==> flow/design.v <==
`timescale 1ns / 1ps
module AHB_Mul(  
    input HCLK,
    input HRESETn,
    input [31:0]M_AHB_0_haddr,
    input [2:0]M_AHB_0_hburst,
    input M_AHB_0_hmastlock,
    input [3:0]M_AHB_0_hprot,
    output reg [31:0]M_AHB_0_hrdata,
    output M_AHB_0_hready,
    output M_AHB_0_hresp,
    input [2:0]M_AHB_0_hsize,
    input [1:0]M_AHB_0_htrans,
    input [31:0]M_AHB_0_hwdata,
    input M_AHB_0_hwrite,
    output[3:0] led 
    );
    assign M_AHB_0_hready = 1'b1;
    assign M_AHB_0_hresp = 1'b0;
    reg [31:0] mem_A;    
    reg [31:0] mem_B;    
    reg [31:0] mem_C;    
    reg [31:0] mem_D;    
    reg [31:0] mem_E;    
    reg [31:0] mem_F;    
    reg [31:0] mem_G;    
    reg [31:0] mem_H;    
    reg[31:0] mem_I;   
    reg [1:0]   w_ctrl;  
    reg [1:0]   r_ctrl;  
    reg [3:0]   w_addr;  
    reg [3:0]   r_addr;  
    assign led[3:0] = mem_A[3:0];  
    always@(posedge HCLK)
    begin 
        if(!HRESETn)
        begin
            w_ctrl <= 2'b00;
            w_addr <= 4'h0;
        end
        else if(M_AHB_0_hwrite == 1'b1) 
        begin
        case(M_AHB_0_htrans)
            2'b00 :  
            begin
                w_ctrl <= 2'b00;
            end
            2'b01 :  
            begin
                w_ctrl <= 2'b01;
            end
            2'b10 :  
            begin
                w_ctrl <= 2'b10;
                w_addr <= M_AHB_0_haddr[5:2];
            end
            2'b11 :  
            begin
                w_ctrl <= 2'b11;
                w_addr <= M_AHB_0_haddr[5:2];
            end
        endcase
        end
        else
        begin
            w_ctrl <= 2'b00;  
        end
   end
    always@(posedge HCLK)  
    begin
    if(!HRESETn)
    begin
        mem_A <= 32'h0;
        mem_B <= 32'h0;
        mem_C <= 32'h0;
        mem_D <= 32'h0;
        mem_E <= 32'h0;
        mem_F <= 32'h0;
        mem_G <= 32'h0;
        mem_H <= 32'h0;
    end
    else
    case(w_ctrl)
        2'b00:  
        begin        
        end
        2'b01:  
        begin
        end
        2'b10:  
        begin
        case(w_addr)
            4'h0 : mem_A <= M_AHB_0_hwdata;
            4'h1 : mem_B <= M_AHB_0_hwdata;
            4'h2 : mem_C <= M_AHB_0_hwdata;
            4'h3 : mem_D <= M_AHB_0_hwdata;
            4'h4 : mem_E <= M_AHB_0_hwdata;
            4'h5 : mem_F <= M_AHB_0_hwdata;
            4'h6 : mem_G <= M_AHB_0_hwdata;
            4'h7 : mem_H <= M_AHB_0_hwdata;
        endcase
        end
        2'b11:  
        begin
        case(w_addr)
            4'h0 : mem_A <= M_AHB_0_hwdata;
            4'h1 : mem_B <= M_AHB_0_hwdata;
            4'h2 : mem_C <= M_AHB_0_hwdata;
            4'h3 : mem_D <= M_AHB_0_hwdata;
            4'h4 : mem_E <= M_AHB_0_hwdata;
            4'h5 : mem_F <= M_AHB_0_hwdata;
            4'h6 : mem_G <= M_AHB_0_hwdata;
            4'h7 : mem_H <= M_AHB_0_hwdata;
        endcase
        end
    endcase
    end
    always@(posedge HCLK) begin
        if (!HRESETn) begin
            r_ctrl <= 2'b00;
            r_addr <= 4'h0;
        end
        else if (M_AHB_0_hwrite == 1'b0) begin  
            case(M_AHB_0_htrans)
                2'b00 : r_ctrl <= 2'b00; 
                2'b01 : r_ctrl <= 2'b01; 
                2'b10 : 
                    begin
                        r_ctrl <= 2'b10; 
                        r_addr <= M_AHB_0_haddr[5:2];
                    end
                2'b11 :
                    begin
                        r_ctrl <= 2'b11; 
                        r_addr <= M_AHB_0_haddr[5:2];
                    end
            endcase
        end
        else begin
            r_ctrl <= 2'b00;  
        end
    end
    always@(*) begin
        case(r_addr)
            4'h0 : M_AHB_0_hrdata = mem_A;
            4'h1 : M_AHB_0_hrdata = mem_B;
            4'h2 : M_AHB_0_hrdata = mem_C;
            4'h3 : M_AHB_0_hrdata = mem_D;
            4'h4 : M_AHB_0_hrdata = mem_E;
            4'h5 : M_AHB_0_hrdata = mem_F;
            4'h6 : M_AHB_0_hrdata = mem_G;
            4'h7 : M_AHB_0_hrdata = mem_H;
            4'h8 : M_AHB_0_hrdata = mem_I;
            default : M_AHB_0_hrdata = 32'h0;
        endcase
    end
    always@(posedge HCLK) begin
        if (!HRESETn) begin
            mem_I <= 32'h1;
        end
        else
        case(w_ctrl) 
        2'b00 : begin end  
        2'b01 : begin end  
        2'b10 , 2'b11 : begin  
            case(w_addr)
                4'h0 : mem_I <= mem_I * M_AHB_0_hwdata;
                4'h1 : mem_I <= mem_I * M_AHB_0_hwdata;
                4'h2 : mem_I <= mem_I * M_AHB_0_hwdata;
                4'h3 : mem_I <= mem_I * M_AHB_0_hwdata;
                4'h4 : mem_I <= mem_I * M_AHB_0_hwdata;
                4'h5 : mem_I <= mem_I * M_AHB_0_hwdata;
                4'h6 : mem_I <= mem_I * M_AHB_0_hwdata;
                4'h7 : mem_I <= mem_I * M_AHB_0_hwdata;
                4'h8 : mem_I <= M_AHB_0_hwdata;
            endcase
        end
        endcase
    end
endmodule
### Step by step through the tools: AHB_Mul

What the tools print for AHB_Mul, step after step.
Line numbers count from 1 in the design file above.
Operators: Yosys type, input widths -> output width; for muxes data width and select width s.
Cell names lack the library's common part.
Not given: n/a

| inputs | value |
|---|---|
| top module | AHB_Mul |
| clock | HCLK |
| standard-cell library | sky130hd |
| library corner | tt_025C_1v80 |

### Word-level counts

Counts by Yosys on the flattened word-level netlist (proc, flatten, opt, wreduce; memories kept). Register bits leave out memories and registers merged into their read ports (data or address). Print and check cells are left out.

| word-level totals | value |
|---|---|
| output and inout port bits | 38 |
| register bits | 298 |
| input bits | 80 |
| word-level cells | 82 |

| operators by class | value |
|---|---|
| bitwise gates (word level) | 1 |
| multiplexer cells | 19 |
| $mul | 1 |
| reduce/logical cells | 20 |
| equal/unequal tests | 29 |

Operator list:

| operator | count |
|---|---|
| $mul 32x32->32 | 1 |
| $mux 32 | 16 |
| $pmux 32 s9 | 1 |
| $pmux 32 s2 | 1 |
| $eq 4x3->1 const B | 8 |
| $reduce_and 2->1 | 12 |
| $ne 2x1->1 const B | 8 |
| $eq 4x2->1 const B | 4 |
| $eq 2x2->1 const B | 4 |
| $eq 4x1->1 const B | 2 |
| $eq 4x4->1 const B | 2 |
| $logic_not 4->1 | 2 |
| $reduce_or 8->1 | 1 |
| $pmux 2 s4 | 1 |
| $reduce_bool 2->1 | 2 |
| $reduce_or 2->1 | 2 |
| $eq 2x1->1 const B | 1 |
| $logic_not 2->1 | 1 |
| $not 1->1 | 1 |

### Logic depth

Depth = most cells in a row (Yosys ltp): at word level without a register or memory, in the mapped netlist without a sequential cell, where the memories' decode and read muxes count.

| depth | value |
|---|---|
| depth after elaboration | 4 |
| ABC_AREA | 0 |
| gate-level depth with buffers | 27 |
| gate-level depth less buffers | 25 |

### Mapped cells and area

Yosys stat after the flow's synthesis: flattened, memories mapped to cells. It holds for the ABC_AREA given above (unset counts as 0); a run with the other value may have another netlist.

Cells by type:

| type | count | area in all (um^2) |
|---|---|---|
| fa_1 | 408 | 8.17E+03 |
| dfxtp_1 | 298 | 5.97E+03 |
| nand2_1 | 809 | 3.04E+03 |
| and2_1 | 309 | 1.93E+03 |
| ha_1 | 123 | 1.54E+03 |
| a21oi_1 | 293 | 1.47E+03 |
| inv_1 | 377 | 1.42E+03 |
| clkbuf_1 | 251 | 942.154 |
| xnor2_1 | 61 | 534.262 |
| a22oi_1 | 64 | 480.461 |
| a221oi_1 | 33 | 289.027 |
| mux2i_1 | 26 | 260.25 |
| nor2_1 | 55 | 206.448 |
| o21ai_0 | 41 | 205.197 |
| xor2_1 | 19 | 166.41 |
| nand3_1 | 30 | 150.144 |
| a311oi_1 | 15 | 131.376 |
| and3_1 | 19 | 118.864 |

Not listed: further types 40, cells in them 160.

| synthesis totals | value |
|---|---|
| synthesis area | 28155.8 um^2 |
| mapped flip-flops | 298 |
| buffers | 264 |
| cells in the netlist | 3391 |

### Timing after synthesis

OpenSTA on the mapped netlist: ideal clock, no wires. The path of least setup slack (recovery checks aside). Input and output delay are each 20% of the period. Register names are those of the netlist, which keeps one name where synthesis merged equal registers.

| path post-synthesis | value |
|---|---|
| path kind | input-to-reg |
| start point | input M_AHB_0_hwdata[2] |
| end point | register mem_I[28] |
| data required time | 9.885 ns |
| stages | 22 |
| arrival | 8.468 ns |
| setup time | 0.115 ns |
| buffers on the path | 2 |
| delay of the path | 6.583 ns |
| input delay | 2.000 ns |
| setup slack | 1.418 ns |
| clock period | 10.0 ns |
| synthesis period reached | 8.582 ns |

"delay of the path" = arrival - input delay + setup time.
"stages" counts driving pins, that of a launching flip-flop among them; a cell with two outputs on the path counts twice.
"synthesis period reached" = period - worst setup slack (recovery checks aside). The figure is calculated, with input and output delays left at 20% of the set period.
Between the ends stands the longest chain of elaborated cells between them, by number of cells; it is not shown to be the way that was timed. Of several equally long chains one is given.
A line is the first line of the expression or statement that the cell stems from. Yosys adds cells for indexed reads and writes and turns some case tables into memories.
At most two assigning lines are given for a register; there are more.

| on the way, post-synthesis | value |
|---|---|
| cells stage by stage | clkbuf_1 -> clkbuf_1 -> and2_1 -> fa_1 -> inv_1 -> fa_1 -> fa_1 -> fa_1 -> inv_1 -> fa_1 -> inv_1 -> fa_1 -> inv_1 -> fa_1 -> fa_1 -> ha_1 -> nand3_1 -> or4_1 -> o211ai_1 -> nand2_1 -> mux2_2 -> a2111oi_0 |
| cells in the longest elaborated chain | 2 |
| elaborated cells on any way between the ends | 2 |
| those cells by class | mul: 1; mux: 1 |

Ends and longest elaborated chain, post-synthesis:

| element | line | RTL |
|---|---|---|
| start, declared | 14 | `input [31:0]M_AHB_0_hwdata,` |
| $mul 32x32->32 | 174 | `4'h7 : mem_I <= mem_I * M_AHB_0_hwdata;` |
| $pmux 32 s2 | 166 | `case(w_addr)` |
| end, assigned | 167 | `4'h0 : mem_I <= mem_I * M_AHB_0_hwdata;` |
| end, assigned | 168 | `4'h1 : mem_I <= mem_I * M_AHB_0_hwdata;` |
| end, declared | 28 | `reg[31:0] mem_I;` |

### Timing after layout

Path of least setup slack in the final report of run A (OpenROAD, finished layout, wires in). Where an end is a register, its clock arrival counts in the times.

| path post-layout | value |
|---|---|
| path kind | input-to-reg |
| start point | input M_AHB_0_hwdata[5] |
| end point | register mem_I[28] |
| setup slack | -1.11 ns |
| clock period | 6.21 ns |
| data required time | 6.64 ns |
| stages | 22 |
| input delay | 1.24 ns |
| buffers on the path | 2 |
| arrival | 7.75 ns |
| setup time | 0.10 ns |

Between the ends stands the longest chain of elaborated cells between them, by number of cells; it is not shown to be the way that was timed. Of several equally long chains one is given.
At most two assigning lines are given for a register; there are more.

| on the way, post-layout | value |
|---|---|
| cells stage by stage | buf_12 -> buf_12 -> and2_4 -> fa_1 -> fa_1 -> fa_1 -> inv_2 -> fa_1 -> inv_2 -> fa_1 -> inv_1 -> fa_1 -> inv_1 -> fa_1 -> fa_2 -> ha_4 -> nand3_4 -> or4_4 -> o211ai_1 -> nand2_1 -> mux2_4 -> a2111oi_4 |
| cells in the longest elaborated chain | 2 |
| elaborated cells on any way between the ends | 2 |
| those cells by class | mul: 1; mux: 1 |

Ends and longest elaborated chain, post-layout:

| element | line | RTL |
|---|---|---|
| start, declared | 14 | `input [31:0]M_AHB_0_hwdata,` |
| $mul 32x32->32 | 174 | `4'h7 : mem_I <= mem_I * M_AHB_0_hwdata;` |
| $pmux 32 s2 | 166 | `case(w_addr)` |
| end, assigned | 167 | `4'h0 : mem_I <= mem_I * M_AHB_0_hwdata;` |
| end, assigned | 168 | `4'h1 : mem_I <= mem_I * M_AHB_0_hwdata;` |
| end, declared | 28 | `reg[31:0] mem_I;` |

==> results <==
Top module AHB_Mul; platform sky130hd; tools Yosys and OpenROAD; 4 stored runs in no particular order. Input and output delays are each 20% of the period that was set; the output load is 0.01 pF.
"period achieved" means the clock period less the worst setup slack. The figure is calculated, with input and output delays left at 20% of the set period.
"critical setup path time" is the time allowed to the run's worst setup path (the clock period less input and output delay, where it has them) less its slack. Clock arrival times count: a late capture clock shortens it, a late launch clock lengthens it.
"total power after layout" rests on the timing tool's default activity at the inputs, not on a simulated workload.

#### Run A

| setting | value |
|---|---|
| MAX_ROUTING_LAYER | `met4` |
| MIN_ROUTING_LAYER | `met1` |
| TNS_END_PERCENT | `80` |
| period_ns | `6.21` |
| CAP_MARGIN | `20` |
| CORE_MARGIN | `2` |
| CORE_UTILIZATION | `40` |
| SLEW_MARGIN | `20` |

| result | value |
|---|---|
| post-synthesis cell area | 28155.8 um^2 |
| worst hold slack in the final report | 0.453 ns |
| final design utilization | 50.0 % |
| critical setup path time | 6.07 ns |
| class of the worst setup path | input-to-reg |
| setup total negative slack | -15.268 ns |
| period achieved | 7.315 ns |
| standard-cell area after layout | 34941.0 um^2 |
| total power after layout | 17.026 mW |
| die outline area | 72527.9 um^2 |
| worst setup slack after layout | -1.105 ns |

#### Run B

| setting | value |
|---|---|
| ABC_AREA | `0` |
| CAP_MARGIN | `30` |
| CELL_PAD_IN_SITES_GLOBAL_PLACEMENT | `2` |
| CORE_ASPECT_RATIO | `0.51` |
| CORE_UTILIZATION | `51` |
| CTS_CLUSTER_SIZE | `81` |
| PLACE_DENSITY_LB_ADDON | `0.06` |
| SETUP_SLACK_MARGIN | `0.03` |
| SLEW_MARGIN | `0` |
| period_ns | `11.8` |
| CORE_MARGIN | `2` |

| result | value |
|---|---|
| post-synthesis cell area | 28155.8 um^2 |
| worst hold slack in the final report | 0.454 ns |
| final design utilization | 56.3 % |
| critical setup path time | 7.79 ns |
| class of the worst setup path | input-to-reg |
| setup total negative slack | 0.000 ns |
| period achieved | 10.154 ns |
| standard-cell area after layout | 30689.4 um^2 |
| total power after layout | 7.142 mW |
| die outline area | 57210.3 um^2 |
| worst setup slack after layout | 1.646 ns |

#### Run C

| setting | value |
|---|---|
| ABC_AREA | `1` |
| CAP_MARGIN | `20` |
| CELL_PAD_IN_SITES_DETAIL_PLACEMENT | `2` |
| CELL_PAD_IN_SITES_GLOBAL_PLACEMENT | `1` |
| CORE_MARGIN | `7` |
| CORE_UTILIZATION | `15` |
| CTS_CLUSTER_DIAMETER | `173` |
| CTS_CLUSTER_SIZE | `42` |
| GPL_ROUTABILITY_DRIVEN | `0` |
| GPL_TIMING_DRIVEN | `0` |
| MAX_ROUTING_LAYER | `met5` |
| PLACE_DENSITY_LB_ADDON | `0.21` |
| SETUP_SLACK_MARGIN | `0.43` |
| SLEW_MARGIN | `15` |
| TNS_END_PERCENT | `60` |
| period_ns | `5.71` |

| result | value |
|---|---|
| post-synthesis cell area | 29106.7 um^2 |
| worst hold slack in the final report | 0.463 ns |
| final design utilization | 19.3 % |
| critical setup path time | 5.97 ns |
| class of the worst setup path | input-to-reg |
| setup total negative slack | -25.486 ns |
| period achieved | 7.116 ns |
| standard-cell area after layout | 37074.3 um^2 |
| total power after layout | 18.969 mW |
| die outline area | 206575.0 um^2 |
| worst setup slack after layout | -1.406 ns |

#### Run D

| setting | value |
|---|---|
| CORE_UTILIZATION | `27` |
| PLACE_DENSITY | `0.6` |
| period_ns | `9.26` |
| CAP_MARGIN | `20` |
| CORE_MARGIN | `2` |
| SLEW_MARGIN | `20` |

| result | value |
|---|---|
| post-synthesis cell area | 28155.8 um^2 |
| worst hold slack in the final report | 0.453 ns |
| final design utilization | 30.6 % |
| critical setup path time | 6.92 ns |
| class of the worst setup path | input-to-reg |
| setup total negative slack | 0.000 ns |
| period achieved | 8.774 ns |
| standard-cell area after layout | 31657.9 um^2 |
| total power after layout | 8.541 mW |
| die outline area | 106880.0 um^2 |
| worst setup slack after layout | 0.486 ns |
